==> flow/design.v <==
module fixed_point_alu (
    input clk,
    input rst,
    input [1:0] op,           
    input signed [15:0] a,    
    input signed [15:0] b,    
    output reg signed [23:0] out,   
    output reg overflow       
);
    localparam Q8_MAX_POS = 16'sh7FFF;    
    localparam Q8_MAX_NEG = 16'sh8000;    
    localparam Q16_MAX_POS = 24'sh7FFFFF;  
    localparam Q16_MAX_NEG = 24'sh800000;  
    reg signed [31:0] mul_result;   
    reg signed [23:0] add_sub_result;
    always @(posedge clk or posedge rst) begin
        if (rst) begin
            out <= 0;
            overflow <= 0;
        end else begin
            case (op)
                2'b00: begin
                    add_sub_result = a + b;
                    if ((a > 0 && b > 0 && add_sub_result < 0) || 
                        (a < 0 && b < 0 && add_sub_result > 0)) begin
                        overflow <= 1;
                        out <= (a[15] == 1) ? Q16_MAX_NEG : Q16_MAX_POS;
                    end else begin
                        overflow <= 0;
                        out <= { {8{add_sub_result[15]}}, add_sub_result };  
                    end
                end
                2'b01: begin
                    add_sub_result = a - b;
                    if ((a > 0 && b < 0 && add_sub_result < 0) || 
                        (a < 0 && b > 0 && add_sub_result > 0)) begin
                        overflow <= 1;
                        out <= (a[15] == 1) ? Q16_MAX_NEG : Q16_MAX_POS;
                    end else begin
                        overflow <= 0;
                        out <= { {8{add_sub_result[15]}}, add_sub_result };  
                    end
                end
               2'b10: begin
    mul_result = a * b;   
    if ($signed(mul_result[31:8]) > $signed(Q16_MAX_POS)) begin
        overflow <= 1;
        out <= Q16_MAX_POS;
    end else if ($signed(mul_result[31:8]) < $signed(Q16_MAX_NEG)) begin
        overflow <= 1;
        out <= Q16_MAX_NEG;
    end else begin
        overflow <= 0;
        out <= mul_result[31:8];   
    end
end
                2'b11: begin
                    if (b == 0) begin   
                        overflow <= 1;
                        out <= (a[15] == 1) ? Q16_MAX_NEG : Q16_MAX_POS;
                    end else begin
                        out <= (a << 8) / b;
                        overflow <= 0;
                    end
                end
                default: begin
                    out <= 0;
                    overflow <= 0;
                end
            endcase
        end
    end
endmodule
[From RTL to reports: fixed_point_alu]
Each step is given for the RTL above and for the edited RTL.
Lines under "before" count in the file above, lines under "after" in the edited file.
"change": "after" minus "before" as printed here. "relative change": 100 x difference / "before".
Operators: Yosys type, input widths -> output width; for muxes data width and select width s.
Library cell names are shortened.
The mark -- stands for no value.
Inputs
  top module: fixed_point_alu
  clock port: clk
  cell library: sky130hd
  timing corner: tt_025C_1v80

[The edit]
The edit as a unified diff against the file above.
This change comes from a script, not from a designer. No optimisation was intended, and the edited design may behave differently.
begin of diff
@@ -3,5 +3,5 @@
     input rst,
     input [1:0] op,           
-    input signed [15:0] a,    
+    input signed [23:0] a,    
     input signed [15:0] b,    
     output reg signed [23:0] out,   
end of diff

[Elaborated design]
Source: Yosys, flattened and elaborated, memories not mapped. Widths are those after wreduce; folded enables and synchronous resets count as part of the registers. Registers that Yosys merges into a memory's read port (data or address) are not register bits. Print and check cells do not count. Equal cells are merged and count once.
Cells by class
  $add $sub $neg: before 2, after 2, change 0, relative change 0.00%
  multipliers: before 1, after 1, change 0, relative change 0.00%
  divide/modulo/power cells: before 1, after 1, change 0, relative change 0.00%
  order comparisons: before 10, after 10, change 0, relative change 0.00%
  eq/ne operators: before 3, after 3, change 0, relative change 0.00%
  shift-type cells: before 0, after 0, change 0
  mux-type cells: before 13, after 13, change 0, relative change 0.00%
  bitwise logic cells: before 0, after 0, change 0
  reductions and logical operators: before 12, after 12, change 0, relative change 0.00%
Operators by type and width
  $gt 24x1->1 const B: before 0, after 3, change +3
  $lt 24x1->1 const B: before 0, after 3, change +3
  $gt 17x1->1 const B: before 2, after 0, change -2, relative change -100.00%
  $lt 17x1->1 const B: before 2, after 0, change -2, relative change -100.00%
  $gt 16x1->1 const B: before 2, after 1, change -1, relative change -50.00%
  $lt 16x1->1 const B: before 2, after 1, change -1, relative change -50.00%
  $add 16x16->17: before 1, after 0, change -1, relative change -100.00%
  $mul 16x16->32: before 1, after 0, change -1, relative change -100.00%
  $sub 16x16->17: before 1, after 0, change -1, relative change -100.00%
  $add 24x16->24: before 0, after 1, change +1
  $mul 24x16->32: before 0, after 1, change +1
  $sub 24x16->24: before 0, after 1, change +1
  $logic_and 1x1->1: before 8, after 8, change 0, relative change 0.00%
  $mux 24: before 6, after 6, change 0, relative change 0.00%
  $mux 1: before 5, after 5, change 0, relative change 0.00%
  $eq 2x2->1 const B: before 2, after 2, change 0, relative change 0.00%
  $logic_or 1x1->1: before 2, after 2, change 0, relative change 0.00%
  $div 24x16->24: before 1, after 1, change 0, relative change 0.00%
  $eq 2x1->1 const B: before 1, after 1, change 0, relative change 0.00%
  $gt 24x24->1 const B: before 1, after 1, change 0, relative change 0.00%
  $logic_not 16->1: before 1, after 1, change 0, relative change 0.00%
  $logic_not 2->1: before 1, after 1, change 0, relative change 0.00%
  $lt 24x24->1 const B: before 1, after 1, change 0, relative change 0.00%
  $pmux 1 s4: before 1, after 1, change 0, relative change 0.00%
  $pmux 24 s4: before 1, after 1, change 0, relative change 0.00%
Bit counts
  bits in registers: before 25, after 25, change 0, relative change 0.00%
  latch bits: before 0, after 0, change 0
  memory bits (writable): before 0, after 0, change 0
  memory bits (read-only): before 0, after 0, change 0
  word width x clocked read ports: before 0, after 0, change 0
  memory cells: before 0, after 0, change 0
  input bits: before 36, after 44, change +8, relative change +22.22%

[Logic depth]
Yosys ltp: most cells in a row. Word level: on the elaborated netlist, between registers, memories and ports. Mapped: between sequential cells and ports; inverters and the memories' decode and read muxes count.
Logic depth
  word-level depth: before 6, after 6, change 0, relative change 0.00%
  ABC_AREA: before 0, after 0
  gate-level depth with buffers: before 253, after 252, change -1, relative change -0.40%
  depth with buffers taken out: before 227, after 226, change -1, relative change -0.44%

[Synthesis result]
Yosys stat after the flow's synthesis: flattened, memories mapped to cells. It holds for the ABC_AREA given above (unset counts as 0); a run with the other value may have another netlist.
Cells by type
  inv_1: before 393, after 495, change +102, relative change +25.95%
  a21oi_1: before 241, after 320, change +79, relative change +32.78%
  nand2_1: before 436, after 505, change +69, relative change +15.83%
  clkbuf_1: before 111, after 154, change +43, relative change +38.74%
  and2_1: before 73, after 114, change +41, relative change +56.16%
  fa_1: before 264, after 301, change +37, relative change +14.02%
  nor2_1: before 331, after 364, change +33, relative change +9.97%
  ha_1: before 407, after 430, change +23, relative change +5.65%
  o21a_1: before 86, after 69, change -17, relative change -19.77%
  nand2b_1: before 45, after 61, change +16, relative change +35.56%
  mux2i_1: before 28, after 13, change -15, relative change -53.57%
  a41oi_1: before 22, after 7, change -15, relative change -68.18%
  xor2_1: before 83, after 97, change +14, relative change +16.87%
  o32a_1: before 1, after 15, change +14, relative change +1400.00%
  o21ai_0: before 194, after 181, change -13, relative change -6.70%
  nor4_1: before 23, after 36, change +13, relative change +56.52%
  and3_1: before 29, after 40, change +11, relative change +37.93%
  o31a_1: before 17, after 6, change -11, relative change -64.71%
The list need not be complete.
Synthesis totals
  cell count: before 4031, after 4548, change +517, relative change +12.83%
  cell area after synthesis (µm²): before 30205.2, after 33445.8, change +3240.6, relative change +10.73%
  mapped flip-flops: before 25, after 25, change 0, relative change 0.00%

[Path before layout]
OpenSTA on the mapped netlist: ideal clock, no wires. The path of least setup slack (recovery checks aside). Input and output delay are each 20% of the period. Register names are those of the netlist, which keeps one name where synthesis merged equal registers.
Path post-synthesis
  path kind: before input to register, after input to register
  from: before in b[0], after in b[0]
  to: before reg out[18], after reg out[23]
  clock period (ns): before 60.0, after 60.0, change 0.0, relative change 0.00%
  library setup time (ns): before 0.123, after 0.124, change +0.001
  arrival (ns): before 61.386, after 61.820, change +0.434, relative change +0.71%
  required time (ns): before 59.877, after 59.876, change -0.001, relative change 0.00%
  slack (ns): before -1.509, after -1.944, change -0.435
  delay of the path (ns): before 49.509, after 49.944, change +0.435, relative change +0.88%
  stages on the path: before 228, after 232, change +4, relative change +1.75%
  path buffers: before 33, after 32, change -1, relative change -3.03%
  synthesis period reached (ns): before 61.509, after 61.944, change +0.435, relative change +0.71%
"delay of the path" is the arrival time less input delay plus setup time.
"stages on the path" counts driving pins, that of a launching flip-flop among them; a cell with two outputs on the path counts twice.
"synthesis period reached" = period - worst setup slack (recovery checks aside). The figure is calculated, with input and output delays left at 20% of the set period.
At most two assigning lines are given for a register; there are more.
On the way, post-synthesis, before
  path through: buf_2 clkinv_1 clkbuf_1 ha_1 clkbuf_1 nor3b_2 nor2_1 xnor2_1 o2111ai_1 or3_1 clkbuf_1 mux2i_2 ha_1 o21a_1 or2_2 and2_1 nand2_1 mux2i_1 [192 not listed] nor2_1 a21o_1 ha_1 a21o_1 a21o_1 a21o_1 a21o_1 a21oi_1 o211ai_1 a211o_1 nor2_1 ha_1 and3_1 clkbuf_1 a41oi_1 xor2_1 o21ai_0 nand2_1
  elaborated cells between the ends (all ways): 29
Ends and longest elaborated chain, post-synthesis, before
  start, declared: RTL line 6  | input signed [15:0] b,
  end, assigned: RTL line 27  | out <= (a[15] == 1) ? Q16_MAX_NEG : Q16_MAX_POS;
  end, assigned: RTL line 30  | out <= { {8{add_sub_result[15]}}, add_sub_result };
  end, declared: RTL line 7  | output reg signed [23:0] out,
before: No chain of elaborated cells between the ends is given.
On the way, post-synthesis, after
  path through: clkbuf_1 inv_1 clkbuf_1 ha_1 buf_2 a21oi_1 xnor2_1 nand3_1 nor2_1 nand3_1 nand2_1 o21ai_0 ha_1 o21a_1 nor2_1 nor2_1 nor2_1 a21oi_1 [196 not listed] or2_2 clkbuf_1 clkbuf_1 mux2_2 ha_1 a21o_1 a211oi_1 o21ai_0 o211ai_1 a31o_2 nand4_1 nor4_1 and4_1 clkbuf_1 nand3_1 a31o_2 a211o_1 a211o_1
  elaborated cells between the ends (all ways): 29
Ends and longest elaborated chain, post-synthesis, after
  start, declared: RTL line 6  | input signed [15:0] b,
  end, assigned: RTL line 27  | out <= (a[15] == 1) ? Q16_MAX_NEG : Q16_MAX_POS;
  end, assigned: RTL line 30  | out <= { {8{add_sub_result[15]}}, add_sub_result };
  end, declared: RTL line 7  | output reg signed [23:0] out,
after: No chain of elaborated cells between the ends is given.

[Path in the finished layout]
From the final timing report of each run of pair 1: the path of least setup slack in the routed layout; clock arrival at registers is part of the times.
Path post-layout
  path kind: before input to register, after input to register
  from: before in a[1], after in b[1]
  to: before reg out[4], after reg out[14]
  clock period (ns): before 59.0, after 59.0, change 0.0, relative change 0.00%
  library setup time (ns): before 0.14, after 0.13, change -0.01
  arrival (ns): before 57.71, after 57.50, change -0.21, relative change -0.36%
  required time (ns): before 59.15, after 59.13, change -0.02, relative change -0.03%
  slack (ns): before 1.44, after 1.63, change +0.19
  stages on the path: before 218, after 224, change +6, relative change +2.75%
  path buffers: before 20, after 26, change +6, relative change +30.00%
At most two assigning lines are given for a register; there are more.
On the way, post-layout, before
  path through: clkdlybuf4s50_1 buf_4 or3_1 buf_4 o41ai_1 xor2_1 and3_1 o2111ai_1 o31ai_2 mux2i_2 ha_1 o21a_1 or2_2 and2_1 nand2_2 mux2i_2 ha_1 o21a_1 [182 not listed] a22oi_2 bufinv_8 mux2_2 ha_1 a21o_1 a21o_1 a21o_1 a21o_1 a21oi_1 o211ai_1 a211o_1 nor2_4 ha_4 and3_4 nor2_1 xnor2_1 o21ai_0 nand4_1
  elaborated cells between the ends (all ways): 28
Ends and longest elaborated chain, post-layout, before
  start, declared: RTL line 5  | input signed [15:0] a,
  end, assigned: RTL line 27  | out <= (a[15] == 1) ? Q16_MAX_NEG : Q16_MAX_POS;
  end, assigned: RTL line 30  | out <= { {8{add_sub_result[15]}}, add_sub_result };
  end, declared: RTL line 7  | output reg signed [23:0] out,
before: No chain of elaborated cells between the ends is given.
On the way, post-layout, after
  path through: clkdlybuf4s50_1 inv_1 ha_1 or4b_2 o211ai_1 nand2_1 clkinv_1 nand3_1 nor2_2 nand3_2 nand2_1 o21ai_0 ha_1 o21a_1 nor2_1 nor2_2 nor2_1 a21oi_1 [188 not listed] xor2_1 nand2_1 o311a_1 ha_1 nand2_1 nor3_1 nand2_1 nor3_2 o21ai_0 and4_1 ha_1 and2_1 and4_1 buf_4 a21oi_2 xnor2_2 a21oi_1 o32a_1
  elaborated cells between the ends (all ways): 29
Ends and longest elaborated chain, post-layout, after
  start, declared: RTL line 6  | input signed [15:0] b,
  end, assigned: RTL line 27  | out <= (a[15] == 1) ? Q16_MAX_NEG : Q16_MAX_POS;
  end, assigned: RTL line 30  | out <= { {8{add_sub_result[15]}}, add_sub_result };
  end, declared: RTL line 7  | output reg signed [23:0] out,
after: No chain of elaborated cells between the ends is given.

[Flow runs]
Both versions went through the flow (Yosys, OpenROAD) with the same settings in each pair. Constraints: input delay and output delay 20% of the set period each, output load 0.01 pF.
Flow settings, pair 1
  CORE_UTILIZATION: 40
  period_ns: 59.0
  CAP_MARGIN: 20
  CORE_MARGIN: 2
  SLEW_MARGIN: 20
Measured results, pair 1
  synthesized cell area (µm²): before 30205.2, after 33445.8, change +3240.6, relative change +10.73%
  full die area (µm²): before 77726.7, after 85942.8, change +8216.1, relative change +10.57%
  standard-cell area of the final layout (µm²): before 35683.0, after 41727.5, change +6044.5, relative change +16.94%
  final design utilization: before 0.479, after 0.502, change +0.023
  worst setup slack after layout (ns): before 1.435, after 1.632, change +0.197
  total negative slack on setup checks (ns): before 0.000, after 0.000, change 0.000
  period achieved (ns): before 57.565, after 57.368, change -0.197, relative change -0.34%
Flow settings, pair 2
  CORE_ASPECT_RATIO: 1.26
  CORE_UTILIZATION: 58
  CTS_CLUSTER_SIZE: 21
  MAX_ROUTING_LAYER: met5
  PLACE_DENSITY: 0.57
  SETUP_SLACK_MARGIN: 5.0
  TNS_END_PERCENT: 95
  period_ns: 57.9
  CAP_MARGIN: 20
  CORE_MARGIN: 2
  SLEW_MARGIN: 20
Measured results, pair 2
  synthesized cell area (µm²): before 30205.2, after 33445.8, change +3240.6, relative change +10.73%
  full die area (µm²): before 53931.2, after 59614.8, change +5683.6, relative change +10.54%
  standard-cell area of the final layout (µm²): before 41618.7, after 45611.2, change +3992.5, relative change +9.59%
  final design utilization: before 0.811, after 0.802, change -0.009
  worst setup slack after layout (ns): before 1.494, after 1.246, change -0.248
  total negative slack on setup checks (ns): before 0.000, after 0.000, change 0.000
  period achieved (ns): before 56.406, after 56.654, change +0.248, relative change +0.44%
"period achieved" = clock period - worst setup slack. The figure is calculated, with input and output delays left at 20% of the set period.
